==> flow/design.v <==
module axi_gpio
#(
    parameter C_ALL_INPUTS        = 0,             
    parameter C_ALL_OUTPUTS       = 0,             
    parameter C_GPIO_WIDTH        = 32,            
    parameter C_DOUT_DEFAULT      = 32'h00000000,  
    parameter C_TRI_DEFAULT       = 32'hFFFFFFFF,  
    parameter C_IS_DUAL           = 0,             
    parameter C_ALL_INPUTS_2      = 0,             
    parameter C_ALL_OUTPUTS_2     = 0,             
    parameter C_GPIO2_WIDTH       = 32,            
    parameter C_DOUT_DEFAULT_2    = 32'h00000000,  
    parameter C_TRI_DEFAULT_2     = 32'hFFFFFFFF,  
    parameter C_INTERRUPT_PRESENT = 0              
)
(
    input  logic        ACLK,                     
    input  logic        ARESETn,                  
    input  logic  [8:0] s_axi_AWADDR,             
    input  logic        s_axi_AWVALID,            
    output logic        s_axi_AWREADY,            
    input  logic [31:0] s_axi_WDATA,              
    input  logic  [3:0] s_axi_WSTRB,              
    input  logic        s_axi_WVALID,             
    output logic        s_axi_WREADY,             
    output logic  [1:0] s_axi_BRESP,              
    output logic        s_axi_BVALID,             
    input  logic        s_axi_BREADY,             
    input  logic  [8:0] s_axi_ARADDR,             
    input  logic        s_axi_ARVALID,            
    output logic        s_axi_ARREADY,            
    output logic [31:0] s_axi_RDATA,              
    output logic  [1:0] s_axi_RRESP,              
    output logic        s_axi_RVALID,             
    input  logic        s_axi_RREADY,             
    output logic ip2intc_irpt,                    
    input  logic  [C_GPIO_WIDTH-1:0] gpio_io_i,   
    output logic  [C_GPIO_WIDTH-1:0] gpio_io_o,   
    output logic  [C_GPIO_WIDTH-1:0] gpio_io_t,   
    input  logic [C_GPIO2_WIDTH-1:0] gpio2_io_i,  
    output logic [C_GPIO2_WIDTH-1:0] gpio2_io_o,  
    output logic [C_GPIO2_WIDTH-1:0] gpio2_io_t   
);
localparam REG_GPIO_IO       = 9'h000;  
localparam REG_GPIO_IO_T     = 9'h004;  
localparam REG_GPIO2_IO      = 9'h008;  
localparam REG_GPIO2_IO_T    = 9'h00C;  
localparam REG_GLOBAL_INT_EN = 9'h11C;  
localparam REG_IP_INT_EN     = 9'h120;  
localparam REG_IP_INT_STATUS = 9'h128;  
localparam GPIO_IO_HIGH_0  = (C_GPIO_WIDTH >  8) ?  7 : C_GPIO_WIDTH-1;
localparam GPIO_IO_HIGH_1  = (C_GPIO_WIDTH > 16) ? 15 : C_GPIO_WIDTH-1;
localparam GPIO_IO_HIGH_2  = (C_GPIO_WIDTH > 24) ? 23 : C_GPIO_WIDTH-1;
localparam GPIO_IO_HIGH_3  = (C_GPIO_WIDTH > 32) ? 31 : C_GPIO_WIDTH-1;
localparam GPIO2_IO_HIGH_0 = (C_GPIO2_WIDTH >  8) ?  7 : C_GPIO2_WIDTH-1;
localparam GPIO2_IO_HIGH_1 = (C_GPIO2_WIDTH > 16) ? 15 : C_GPIO2_WIDTH-1;
localparam GPIO2_IO_HIGH_2 = (C_GPIO2_WIDTH > 24) ? 23 : C_GPIO2_WIDTH-1;
localparam GPIO2_IO_HIGH_3 = (C_GPIO2_WIDTH > 32) ? 31 : C_GPIO2_WIDTH-1;
logic [8:0] awaddr;
logic [8:0] araddr;
logic [C_GPIO_WIDTH-1:0]  gpio_io_i_reg;
logic [C_GPIO2_WIDTH-1:0] gpio2_io_i_reg;
logic [C_GPIO_WIDTH-1:0]  gpio_io_i_reg2;
logic [C_GPIO2_WIDTH-1:0] gpio2_io_i_reg2;
logic global_int_en;
logic [1:0] ip_int_en;
logic [1:0] ip_int_status;
logic clk;
logic rst;  
logic write_strobe;
logic read_strobe;
logic wr_reg_gpio_io;
logic wr_reg_gpio_io_t;
logic wr_reg_gpio2_io;
logic wr_reg_gpio2_io_t;
logic wr_reg_global_int_en;
logic wr_reg_ip_int_en;
logic wr_reg_ip_int_status;
assign clk = ACLK;
always_ff @(posedge clk) begin
    rst <= ~ARESETn;
end
assign write_strobe = s_axi_AWVALID && s_axi_WVALID && !s_axi_BVALID;
assign awaddr = {s_axi_AWADDR[8:2], 2'b00};
assign wr_reg_gpio_io       = (awaddr == REG_GPIO_IO      );
assign wr_reg_gpio_io_t     = (awaddr == REG_GPIO_IO_T    );
assign wr_reg_gpio2_io      = (awaddr == REG_GPIO2_IO     );
assign wr_reg_gpio2_io_t    = (awaddr == REG_GPIO2_IO_T   );
assign wr_reg_global_int_en = (awaddr == REG_GLOBAL_INT_EN);
assign wr_reg_ip_int_en     = (awaddr == REG_IP_INT_EN    );
assign wr_reg_ip_int_status = (awaddr == REG_IP_INT_STATUS);
assign s_axi_BRESP = 2'b00;  
generate
if (!C_ALL_INPUTS) begin
    if (C_GPIO_WIDTH > 0) begin
        always_ff @(posedge clk) begin
            if (rst)
                gpio_io_o[GPIO_IO_HIGH_0:0] <= C_DOUT_DEFAULT[GPIO_IO_HIGH_0:0];
            else if (write_strobe && wr_reg_gpio_io && s_axi_WSTRB[0])
                gpio_io_o[GPIO_IO_HIGH_0:0] <= s_axi_WDATA[GPIO_IO_HIGH_0:0];
        end
    end
    if (C_GPIO_WIDTH > 8) begin
        always_ff @(posedge clk) begin
            if (rst)
                gpio_io_o[GPIO_IO_HIGH_1:8] <= C_DOUT_DEFAULT[GPIO_IO_HIGH_1:8];
            else if (write_strobe && wr_reg_gpio_io && s_axi_WSTRB[1])
                gpio_io_o[GPIO_IO_HIGH_1:8] <= s_axi_WDATA[GPIO_IO_HIGH_1:8];
        end
    end
    if (C_GPIO_WIDTH > 16) begin
        always_ff @(posedge clk) begin
            if (rst)
                gpio_io_o[GPIO_IO_HIGH_2:16] <= C_DOUT_DEFAULT[GPIO_IO_HIGH_2:16];
            else if (write_strobe && wr_reg_gpio_io && s_axi_WSTRB[2])
                gpio_io_o[GPIO_IO_HIGH_2:16] <= s_axi_WDATA[GPIO_IO_HIGH_2:16];
        end
    end
    if (C_GPIO_WIDTH > 24) begin
        always_ff @(posedge clk) begin
            if (rst)
                gpio_io_o[GPIO_IO_HIGH_3:24] <= C_DOUT_DEFAULT[GPIO_IO_HIGH_3:24];
            else if (write_strobe && wr_reg_gpio_io && s_axi_WSTRB[3])
                gpio_io_o[GPIO_IO_HIGH_3:24] <= s_axi_WDATA[GPIO_IO_HIGH_3:24];
        end
    end
end
else begin
    assign gpio_io_o = C_DOUT_DEFAULT;
end
if (!C_ALL_INPUTS && !C_ALL_OUTPUTS) begin
    if (C_GPIO_WIDTH > 0) begin
        always_ff @(posedge clk) begin
            if (rst)
                gpio_io_t[GPIO_IO_HIGH_0:0] <= C_DOUT_DEFAULT[GPIO_IO_HIGH_0:0];
            else if (write_strobe && wr_reg_gpio_io_t && s_axi_WSTRB[0])
                gpio_io_t[GPIO_IO_HIGH_0:0] <= s_axi_WDATA[GPIO_IO_HIGH_0:0];
        end
    end
    if (C_GPIO_WIDTH > 8) begin
        always_ff @(posedge clk) begin
            if (rst)
                gpio_io_t[GPIO_IO_HIGH_1:8] <= C_DOUT_DEFAULT[GPIO_IO_HIGH_1:8];
            else if (write_strobe && wr_reg_gpio_io_t && s_axi_WSTRB[1])
                gpio_io_t[GPIO_IO_HIGH_1:8] <= s_axi_WDATA[GPIO_IO_HIGH_1:8];
        end
    end
    if (C_GPIO_WIDTH > 16) begin
        always_ff @(posedge clk) begin
            if (rst)
                gpio_io_t[GPIO_IO_HIGH_2:16] <= C_DOUT_DEFAULT[GPIO_IO_HIGH_2:16];
            else if (write_strobe && wr_reg_gpio_io_t && s_axi_WSTRB[2])
                gpio_io_t[GPIO_IO_HIGH_2:16] <= s_axi_WDATA[GPIO_IO_HIGH_2:16];
        end
    end
    if (C_GPIO_WIDTH > 24) begin
        always_ff @(posedge clk) begin
            if (rst)
                gpio_io_t[GPIO_IO_HIGH_3:24] <= C_DOUT_DEFAULT[GPIO_IO_HIGH_3:24];
            else if (write_strobe && wr_reg_gpio_io_t && s_axi_WSTRB[3])
                gpio_io_t[GPIO_IO_HIGH_3:24] <= s_axi_WDATA[GPIO_IO_HIGH_3:24];
        end
    end
end
else begin
    assign gpio_io_t = C_TRI_DEFAULT;
end
if (C_IS_DUAL && !C_ALL_INPUTS_2) begin
    if (C_GPIO2_WIDTH > 0) begin
        always_ff @(posedge clk) begin
            if (rst)
                gpio2_io_o[GPIO2_IO_HIGH_0:0] <= C_DOUT_DEFAULT[GPIO2_IO_HIGH_0:0];
            else if (write_strobe && wr_reg_gpio2_io && s_axi_WSTRB[0])
                gpio2_io_o[GPIO2_IO_HIGH_0:0] <= s_axi_WDATA[GPIO2_IO_HIGH_0:0];
        end
    end
    if (C_GPIO2_WIDTH > 8) begin
        always_ff @(posedge clk) begin
            if (rst)
                gpio2_io_o[GPIO2_IO_HIGH_1:8] <= C_DOUT_DEFAULT[GPIO2_IO_HIGH_1:8];
            else if (write_strobe && wr_reg_gpio2_io && s_axi_WSTRB[1])
                gpio2_io_o[GPIO2_IO_HIGH_1:8] <= s_axi_WDATA[GPIO2_IO_HIGH_1:8];
        end
    end
    if (C_GPIO2_WIDTH > 16) begin
        always_ff @(posedge clk) begin
            if (rst)
                gpio2_io_o[GPIO2_IO_HIGH_2:16] <= C_DOUT_DEFAULT[GPIO2_IO_HIGH_2:16];
            else if (write_strobe && wr_reg_gpio2_io && s_axi_WSTRB[2])
                gpio2_io_o[GPIO2_IO_HIGH_2:16] <= s_axi_WDATA[GPIO2_IO_HIGH_2:16];
        end
    end
    if (C_GPIO2_WIDTH > 24) begin
        always_ff @(posedge clk) begin
            if (rst)
                gpio2_io_o[GPIO2_IO_HIGH_3:24] <= C_DOUT_DEFAULT[GPIO2_IO_HIGH_3:24];
            else if (write_strobe && wr_reg_gpio2_io && s_axi_WSTRB[3])
                gpio2_io_o[GPIO2_IO_HIGH_3:24] <= s_axi_WDATA[GPIO2_IO_HIGH_3:24];
        end
    end
end
else begin
    assign gpio2_io_o = C_DOUT_DEFAULT_2;
end
if (C_IS_DUAL && !C_ALL_INPUTS_2 && !C_ALL_OUTPUTS_2) begin
    if (C_GPIO2_WIDTH > 0) begin
        always_ff @(posedge clk) begin
            if (rst)
                gpio2_io_t[GPIO2_IO_HIGH_0:0] <= C_DOUT_DEFAULT[GPIO2_IO_HIGH_0:0];
            else if (write_strobe && wr_reg_gpio2_io_t && s_axi_WSTRB[0])
                gpio2_io_t[GPIO2_IO_HIGH_0:0] <= s_axi_WDATA[GPIO2_IO_HIGH_0:0];
        end
    end
    if (C_GPIO2_WIDTH > 8) begin
        always_ff @(posedge clk) begin
            if (rst)
                gpio2_io_t[GPIO2_IO_HIGH_1:8] <= C_DOUT_DEFAULT[GPIO2_IO_HIGH_1:8];
            else if (write_strobe && wr_reg_gpio2_io_t && s_axi_WSTRB[1])
                gpio2_io_t[GPIO2_IO_HIGH_1:8] <= s_axi_WDATA[GPIO2_IO_HIGH_1:8];
        end
    end
    if (C_GPIO2_WIDTH > 16) begin
        always_ff @(posedge clk) begin
            if (rst)
                gpio2_io_t[GPIO2_IO_HIGH_2:16] <= C_DOUT_DEFAULT[GPIO2_IO_HIGH_2:16];
            else if (write_strobe && wr_reg_gpio2_io_t && s_axi_WSTRB[2])
                gpio2_io_t[GPIO2_IO_HIGH_2:16] <= s_axi_WDATA[GPIO2_IO_HIGH_2:16];
        end
    end
    if (C_GPIO2_WIDTH > 24) begin
        always_ff @(posedge clk) begin
            if (rst)
                gpio2_io_t[GPIO2_IO_HIGH_3:24] <= C_DOUT_DEFAULT[GPIO2_IO_HIGH_3:24];
            else if (write_strobe && wr_reg_gpio2_io_t && s_axi_WSTRB[3])
                gpio2_io_t[GPIO2_IO_HIGH_3:24] <= s_axi_WDATA[GPIO2_IO_HIGH_3:24];
        end
    end
end
else begin
    assign gpio2_io_t = C_TRI_DEFAULT;
end
if (C_INTERRUPT_PRESENT) begin
    always_ff @(posedge clk) begin
        if (rst) begin
            global_int_en <= 1'b0;
            ip_int_en <= 2'b00;
        end
        else if (write_strobe) begin
            if (wr_reg_global_int_en && s_axi_WSTRB[3]) global_int_en <= s_axi_WDATA[31];
            if (wr_reg_ip_int_en && s_axi_WSTRB[0]) ip_int_en <= s_axi_WDATA[1:0];
        end
    end
end
else begin
    assign global_int_en = 1'b0;
    assign ip_int_en = 2'b00;
end
endgenerate
always_ff @(posedge clk) begin
    if (rst) begin
        s_axi_AWREADY <= 1'b0;
        s_axi_WREADY  <= 1'b0;
        s_axi_BVALID  <= 1'b0;
    end
    else begin
        s_axi_AWREADY <= write_strobe;
        s_axi_WREADY  <= write_strobe;
        if (write_strobe) begin
            s_axi_BVALID  <= 1'b1;
        end
        else if (s_axi_BVALID) begin
            s_axi_BVALID  <= ~s_axi_BREADY;
        end
    end
end
generate
if (!C_ALL_OUTPUTS) begin
    always_ff @(posedge clk) begin
        gpio_io_i_reg  <= gpio_io_i;
    end
end
else begin
    assign gpio_io_i_reg = '0;
end
if (C_IS_DUAL && !C_ALL_OUTPUTS_2) begin
    always_ff @(posedge clk) begin
        gpio2_io_i_reg <= gpio2_io_i;
    end
end
else begin
    assign gpio2_io_i_reg = '0;
end
endgenerate
generate
if (C_INTERRUPT_PRESENT) begin
    always_ff @(posedge clk) begin
        if (rst) begin
            gpio_io_i_reg2  <= '0;
            gpio2_io_i_reg2 <= '0;
            ip_int_status   <= '0;
            ip2intc_irpt    <= 1'b0;
        end
        else begin
            gpio_io_i_reg2  <= gpio_io_i_reg;
            if (gpio_io_i_reg != gpio_io_i_reg2) begin
                ip_int_status[0] <= 1'b1;
            end
            else if (write_strobe && wr_reg_ip_int_status && s_axi_WSTRB[0]) begin
                ip_int_status[0] <= s_axi_WDATA[0] ^ ip_int_status[0];
            end
            gpio2_io_i_reg2 <= gpio2_io_i_reg;
            if (gpio2_io_i_reg != gpio2_io_i_reg2) begin
                ip_int_status[1] <= 1'b1;
            end
            else if (write_strobe && wr_reg_ip_int_status && s_axi_WSTRB[0]) begin
                ip_int_status[1] <= s_axi_WDATA[1] ^ ip_int_status[1];
            end
            ip2intc_irpt <= |ip_int_status[1:0];
        end
    end
end
else begin
    assign ip2intc_irpt = 1'b0;
    assign ip_int_status = 2'b00;
    assign gpio_io_i_reg2 = '0;
    assign gpio2_io_i_reg2 = '0;
end
endgenerate
assign read_strobe = s_axi_ARVALID && !s_axi_RVALID;
assign s_axi_RRESP = 2'b00;  
assign araddr = {s_axi_ARADDR[8:2],2'b00};
always_ff @(posedge clk) begin
    if (rst) begin
        s_axi_ARREADY <= '0;
        s_axi_RDATA   <= '0;
        s_axi_RVALID  <= '0;
    end
    else begin
        s_axi_ARREADY <= read_strobe;
        if (read_strobe) begin
            s_axi_RDATA <= 32'd0;  
            unique case (araddr)
                REG_GPIO_IO       : s_axi_RDATA <= gpio_io_i_reg;           
                REG_GPIO_IO_T     : s_axi_RDATA <= gpio_io_t;               
                REG_GPIO2_IO      : s_axi_RDATA <= gpio2_io_i_reg;          
                REG_GPIO2_IO_T    : s_axi_RDATA <= gpio2_io_t;              
                REG_GLOBAL_INT_EN : s_axi_RDATA <= {global_int_en, 30'd0};  
                REG_IP_INT_EN     : s_axi_RDATA <= {30'd0, ip_int_en};      
                REG_IP_INT_STATUS : s_axi_RDATA <= {30'd0, ip_int_status};  
                default : s_axi_RDATA <= 32'd0;          
            endcase
        end
        if (read_strobe) begin
            s_axi_RVALID <= 1'b1;
        end
        else if (s_axi_RVALID) begin
            s_axi_RVALID <= ~s_axi_RREADY;
        end
    end
end
endmodule
module axi_gpio_expanded
#(
    parameter C_ALL_INPUTS        = 0,             
    parameter C_ALL_OUTPUTS       = 0,             
    parameter C_GPIO_WIDTH        = 32,            
    parameter C_DOUT_DEFAULT      = 32'h00000000,  
    parameter C_TRI_DEFAULT       = 32'hFFFFFFFF,  
    parameter C_IS_DUAL           = 1,             
    parameter C_ALL_INPUTS_2      = 0,             
    parameter C_ALL_OUTPUTS_2     = 0,             
    parameter C_GPIO2_WIDTH       = 32,            
    parameter C_DOUT_DEFAULT_2    = 32'h00000000,  
    parameter C_TRI_DEFAULT_2     = 32'hFFFFFFFF,  
    parameter C_INTERRUPT_PRESENT = 1              
)
(
    input logic ACLK,     
    input logic ARESETn,  
    input  logic              [8:2] AWADDR,    
    input  logic              [2:0] AWPROT,    
    input  logic                    AWVALID,   
    output logic                    AWREADY,   
    input  logic             [31:0] WDATA,   
    input  logic              [3:0] WSTRB,   
    input  logic                    WVALID,  
    output logic                    WREADY,  
    output logic              [1:0] BRESP,   
    output logic                    BVALID,  
    input  logic                    BREADY,  
    input  logic              [8:2] ARADDR,    
    input  logic              [2:0] ARPROT,    
    input  logic                    ARVALID,   
    output logic                    ARREADY,   
    output logic             [31:0] RDATA,   
    output logic              [1:0] RRESP,   
    output logic                    RVALID,  
    input  logic                    RREADY,  
    output logic ip2intc_irpt,                    
    input  logic  [C_GPIO_WIDTH-1:0] gpio_io_i,   
    output logic  [C_GPIO_WIDTH-1:0] gpio_io_o,   
    output logic  [C_GPIO_WIDTH-1:0] gpio_io_t,   
    input  logic [C_GPIO2_WIDTH-1:0] gpio2_io_i,  
    output logic [C_GPIO2_WIDTH-1:0] gpio2_io_o,  
    output logic [C_GPIO2_WIDTH-1:0] gpio2_io_t   
);
   axi_gpio #(.C_ALL_INPUTS(C_ALL_INPUTS),
              .C_ALL_OUTPUTS(C_ALL_OUTPUTS),
              .C_GPIO_WIDTH(C_GPIO_WIDTH),
              .C_DOUT_DEFAULT(C_DOUT_DEFAULT),
              .C_TRI_DEFAULT(C_TRI_DEFAULT),
              .C_IS_DUAL(C_IS_DUAL),
              .C_ALL_INPUTS_2(C_ALL_INPUTS_2),
              .C_ALL_OUTPUTS_2(C_ALL_OUTPUTS_2),
              .C_GPIO2_WIDTH(C_GPIO2_WIDTH),
              .C_DOUT_DEFAULT_2(C_DOUT_DEFAULT_2),
              .C_TRI_DEFAULT_2(C_TRI_DEFAULT_2),
              .C_INTERRUPT_PRESENT(C_INTERRUPT_PRESENT))
     gpio(.ACLK(ACLK), .ARESETn(ARESETn),
          .s_axi_AWADDR({AWADDR, 2'b00}), .s_axi_AWVALID(AWVALID), .s_axi_AWREADY(AWREADY),
          .s_axi_WDATA(WDATA), .s_axi_WSTRB(WSTRB), .s_axi_WVALID(WVALID), .s_axi_WREADY(WREADY),
          .s_axi_BRESP(BRESP), .s_axi_BVALID(BVALID), .s_axi_BREADY(BREADY),
          .s_axi_ARADDR({ARADDR, 2'b00}), .s_axi_ARVALID(ARVALID), .s_axi_ARREADY(ARREADY),
          .s_axi_RDATA(RDATA), .s_axi_RRESP(RRESP), .s_axi_RVALID(RVALID), .s_axi_RREADY(RREADY),
          .ip2intc_irpt(ip2intc_irpt),
          .gpio_io_i(gpio_io_i), .gpio_io_o(gpio_io_o), .gpio_io_t(gpio_io_t),
          .gpio2_io_i(gpio2_io_i), .gpio2_io_o(gpio2_io_o), .gpio2_io_t(gpio2_io_t));
endmodule
# Step by step through the tools: axi_gpio_expanded
# Tool output for the design above, in the order of the flow.
# Line numbers count from 1 in the design file above.
# Operators: Yosys type, input widths -> output width; for muxes data width and select width s.
# Library cell names are shortened.
# A cell with n/a has no value.
# inputs
design	axi_gpio_expanded
clk_port	ACLK
cell_library	sky130hd
lib_corner	tt_025C_1v80

# Elaborated design
# Counts by Yosys on the flattened word-level netlist (proc, flatten, opt, wreduce; memories kept). Register bits leave out memories and registers merged into their read ports (data or address). Print and check cells are left out. Cells with the same type and inputs are merged into one.
# word_totals
inputBits	127
wordCells	95
register_bits	299
output_inout_bits	170
# classes
reduce_and_logical	36
eq_ne	14
mux	9
n_logic	5
# op_table
operator	count
$pmux 32 s7	1
$ne 32x32->1	2
$eq 7x7->1 const B	6
$eq 7x2->1 const B	4
$logic_and 1x1->1	27
$logic_not 9->1	2
$eq 7x1->1 const B	2
$mux 1	8
$reduce_and 2->1	2
$reduce_bool 2->1	2
$not 1->1	3
$xor 1x1->1	2
$logic_not 1->1	2
$reduce_or 2->1	1

# Depth
# Longest topological path by Yosys (ltp), each cell counted once; first at word level (registers and memories cut), then after technology mapping (sequential cells cut; the memories' decode and read muxes count).
# logic_depth
depth_word	6
abc_area	0
depth_mapped	7

# Netlist
# Source: synth_stat.txt of the flow (Yosys; design flattened, memories mapped). It holds for the ABC_AREA given above (unset counts as 0); a run with the other value may have another netlist.
# mapped
mapped_area_um2	10607.7
buf_cells	62
mapped_cells	1070
flip_flops	299
# by_type
cell_type	count	area_total_um2
dfxtp_1	299	5.99E+03
nand2_1	270	1.01E+03
mux4_2	31	698.17
a21oi_1	135	675.648
xnor2_1	66	578.054
nor2b_1	66	412.896
a22o_1	22	192.685
clkbuf_1	36	135.13
and3_1	18	112.608
nand3_2	10	100.096
nand4_1	16	100.096
buf_2	19	95.091
o21ai_0	12	60.058
mux2i_1	5	50.048
buf_4	6	45.043
nor2_1	12	45.043
inv_1	10	37.536
nand3_1	7	35.034
# Not listed: further types 19, cells in them 30.
# The figures by module come from a second, unflattened synthesis with its own total; it is not the netlist above.
# hier_totals
cells_unflattened	930
area_unflattened_um2	11011.8
# Rows give one instance, submodules left out.
# by_module
mod	instances	cells	area_um2
axi_gpio	1	929	11008.1
axi_gpio_expanded	1	1	3.8

# Timing after synthesis
# Path of least setup slack by OpenSTA after synthesis, without wires, with an ideal clock, recovery checks aside; 20% of the period is set as input and as output delay. Where synthesis merged equal registers, the netlist keeps one of their names.
# synth_timing
path_type	input-to-reg
start	in AWADDR[4]
end	reg gpio.gpio_io_o[0]
slack_ns	2.536
stages	7
launch_ns	1.000
arrival_time_ns	2.332
setup_time_ns	0.132
delay_ns	1.464
in_delay_ns	1.000
t_required_ns	4.868
period_ns	5.0
period_less_setup_slack_ns	2.464
# "delay_ns" = arrival - input delay + setup time.
# "stages" counts driving pins, that of a launching flip-flop among them; a cell with two outputs on the path counts twice.
# "period_less_setup_slack_ns" = period - worst setup slack (recovery checks aside). The figure is calculated, with input and output delays left at 20% of the set period.
# The rows between start and end are the longest chain of elaborated cells between them; the timing report does not say that the signal goes this way. Where chains are equally long, one stands for them.
# A line is the first line of the expression or statement that the cell stems from. Yosys adds cells for indexed reads and writes and turns some case tables into memories.
# synth_between
cell_sequence	or3_1 nor4_2 buf_2 buf_4 nand3_2 nand2_1 a21oi_1
elab_chain_len	3
cone_cells	3
classes_between	reduce/logical: 3
# synth_lines
element	line	source
from (decl)	380	input  logic              [8:2] AWADDR,
$logic_not 9->1	85	assign wr_reg_gpio_io       = (awaddr == REG_GPIO_IO      );
$logic_and 1x1->1 x2	99	else if (write_strobe && wr_reg_gpio_io && s_axi_WSTRB[0])
to (assign)	98	gpio_io_o[GPIO_IO_HIGH_0:0] <= C_DOUT_DEFAULT[GPIO_IO_HIGH_0:0];
to (assign)	100	gpio_io_o[GPIO_IO_HIGH_0:0] <= s_axi_WDATA[GPIO_IO_HIGH_0:0];
to (decl)	38	output logic  [C_GPIO_WIDTH-1:0] gpio_io_o,

# Path in the finished layout
# Path of least setup slack in the final report of run A (OpenROAD, finished layout, wires in). Where an end is a register, its clock arrival counts in the times.
# layout_timing
path_type	input-to-reg
start	in WVALID
end	reg gpio.ip_int_status[1]
period_ns	3.04
arrival_time_ns	2.65
in_delay_ns	0.61
stages	7
slack_ns	0.72
t_required_ns	3.37
launch_ns	0.61
setup_time_ns	0.16
# The rows between start and end are the longest chain of elaborated cells between them; the timing report does not say that the signal goes this way. Where chains are equally long, one stands for them.
# At most two assigning lines are given for a register; there are more.
# layout_between
cell_sequence	clkdlybuf4s50_1 nand3b_4 or4b_4 nor4b_1 buf_4 xnor2_1 a31oi_1
elab_chain_len	6
cone_cells	7
classes_between	mux: 2; reduce/logical: 5
# layout_lines
element	line	source
from (decl)	386	input  logic                    WVALID,
$logic_and 1x1->1 x2	83	assign write_strobe = s_axi_AWVALID && s_axi_WVALID && !s_axi_BVALID;
$logic_and 1x1->1 x2	315	else if (write_strobe && wr_reg_ip_int_status && s_axi_WSTRB[0]) begin
$mux 1	315
$mux 1	312	if (gpio2_io_i_reg != gpio2_io_i_reg2) begin
to (assign)	313	ip_int_status[1] <= 1'b1;
to (assign)	316	ip_int_status[1] <= s_axi_WDATA[1] ^ ip_int_status[1];
to (decl)	67	logic [1:0] ip_int_status;

# Top module axi_gpio_expanded; platform sky130hd; tools Yosys and OpenROAD; 6 stored runs in no particular order. Input and output delays are each 20% of the period that was set; the output load is 0.01 pF.
# By "period_less_ws_ns" is meant the clock period of the run minus its worst setup slack. This is arithmetic on one report: input and output delays are still those of the set period (20% each).
# "worst_path_allowed_less_slack_ns": the worst setup path's part of the clock period (all of it between registers, 20% less for each end at a port) less its slack. A launch clock that arrives late makes it longer, a capture clock that arrives late makes it shorter.
# Settings: n/a = not set for that run.
# A result given as n/a is not shown for that run.
run	CORE_UTILIZATION	period_ns	CAP_MARGIN	CORE_MARGIN	SLEW_MARGIN	ABC_AREA	CELL_PAD_IN_SITES_GLOBAL_PLACEMENT	CTS_CLUSTER_DIAMETER	PLACE_DENSITY_LB_ADDON	SETUP_SLACK_MARGIN	GPL_ROUTABILITY_DRIVEN	HOLD_SLACK_MARGIN	MAX_ROUTING_LAYER	CELL_PAD_IN_SITES_DETAIL_PLACEMENT	CORE_ASPECT_RATIO	GPL_TIMING_DRIVEN	TNS_END_PERCENT	CTS_CLUSTER_SIZE	MIN_ROUTING_LAYER	final_util_frac	dieArea_um2	yosys_chip_area_um2	final_setup_tns_ns	worstSetupSlack_ns	worst_path_allowed_less_slack_ns	timing.worst_path_kind	period_less_ws_ns
run A	40	3.04	20	2	20	n/a	n/a	n/a	n/a	n/a	n/a	n/a	n/a	n/a	n/a	n/a	n/a	n/a	n/a	0.57	27837.3	10607.7	0.000	0.716	1.72	input-to-reg	2.324
run B	30	3.05	20	2	20	0	2	68	0.22	0.39	n/a	n/a	n/a	n/a	n/a	n/a	n/a	n/a	n/a	0.433	36879.4	10607.7	0.000	0.800	1.64	input-to-reg	2.250
run C	23	5.0	20	2	20	1	n/a	263	0.17	n/a	0	0.2	met5	n/a	n/a	n/a	n/a	n/a	n/a	0.327	51193.6	11362.1	0.000	1.992	2.01	input-to-reg	3.008
run D	65	3.42	20	2	10	n/a	3	125	0.1	-0.18	n/a	0.18	n/a	0	1.56	1	60	n/a	n/a	n/a	n/a	n/a	n/a	n/a	n/a	n/a	n/a
run E	64	3.66	20	7	20	n/a	n/a	209	0.13	1.08	0	-0.03	n/a	2	n/a	n/a	n/a	97	n/a	n/a	n/a	n/a	n/a	n/a	n/a	n/a	n/a
run F	65	4.55	20	6	20	1	n/a	146	0.3	1.27	n/a	n/a	met4	1	n/a	n/a	100	48	met2	n/a	n/a	n/a	n/a	n/a	n/a	n/a	n/a
# Run D: stopped before the end: placement reported FLW-0024
# Run E: stopped before the end: placement reported a tool error
# Run F: stopped before the end: placement reported a tool error
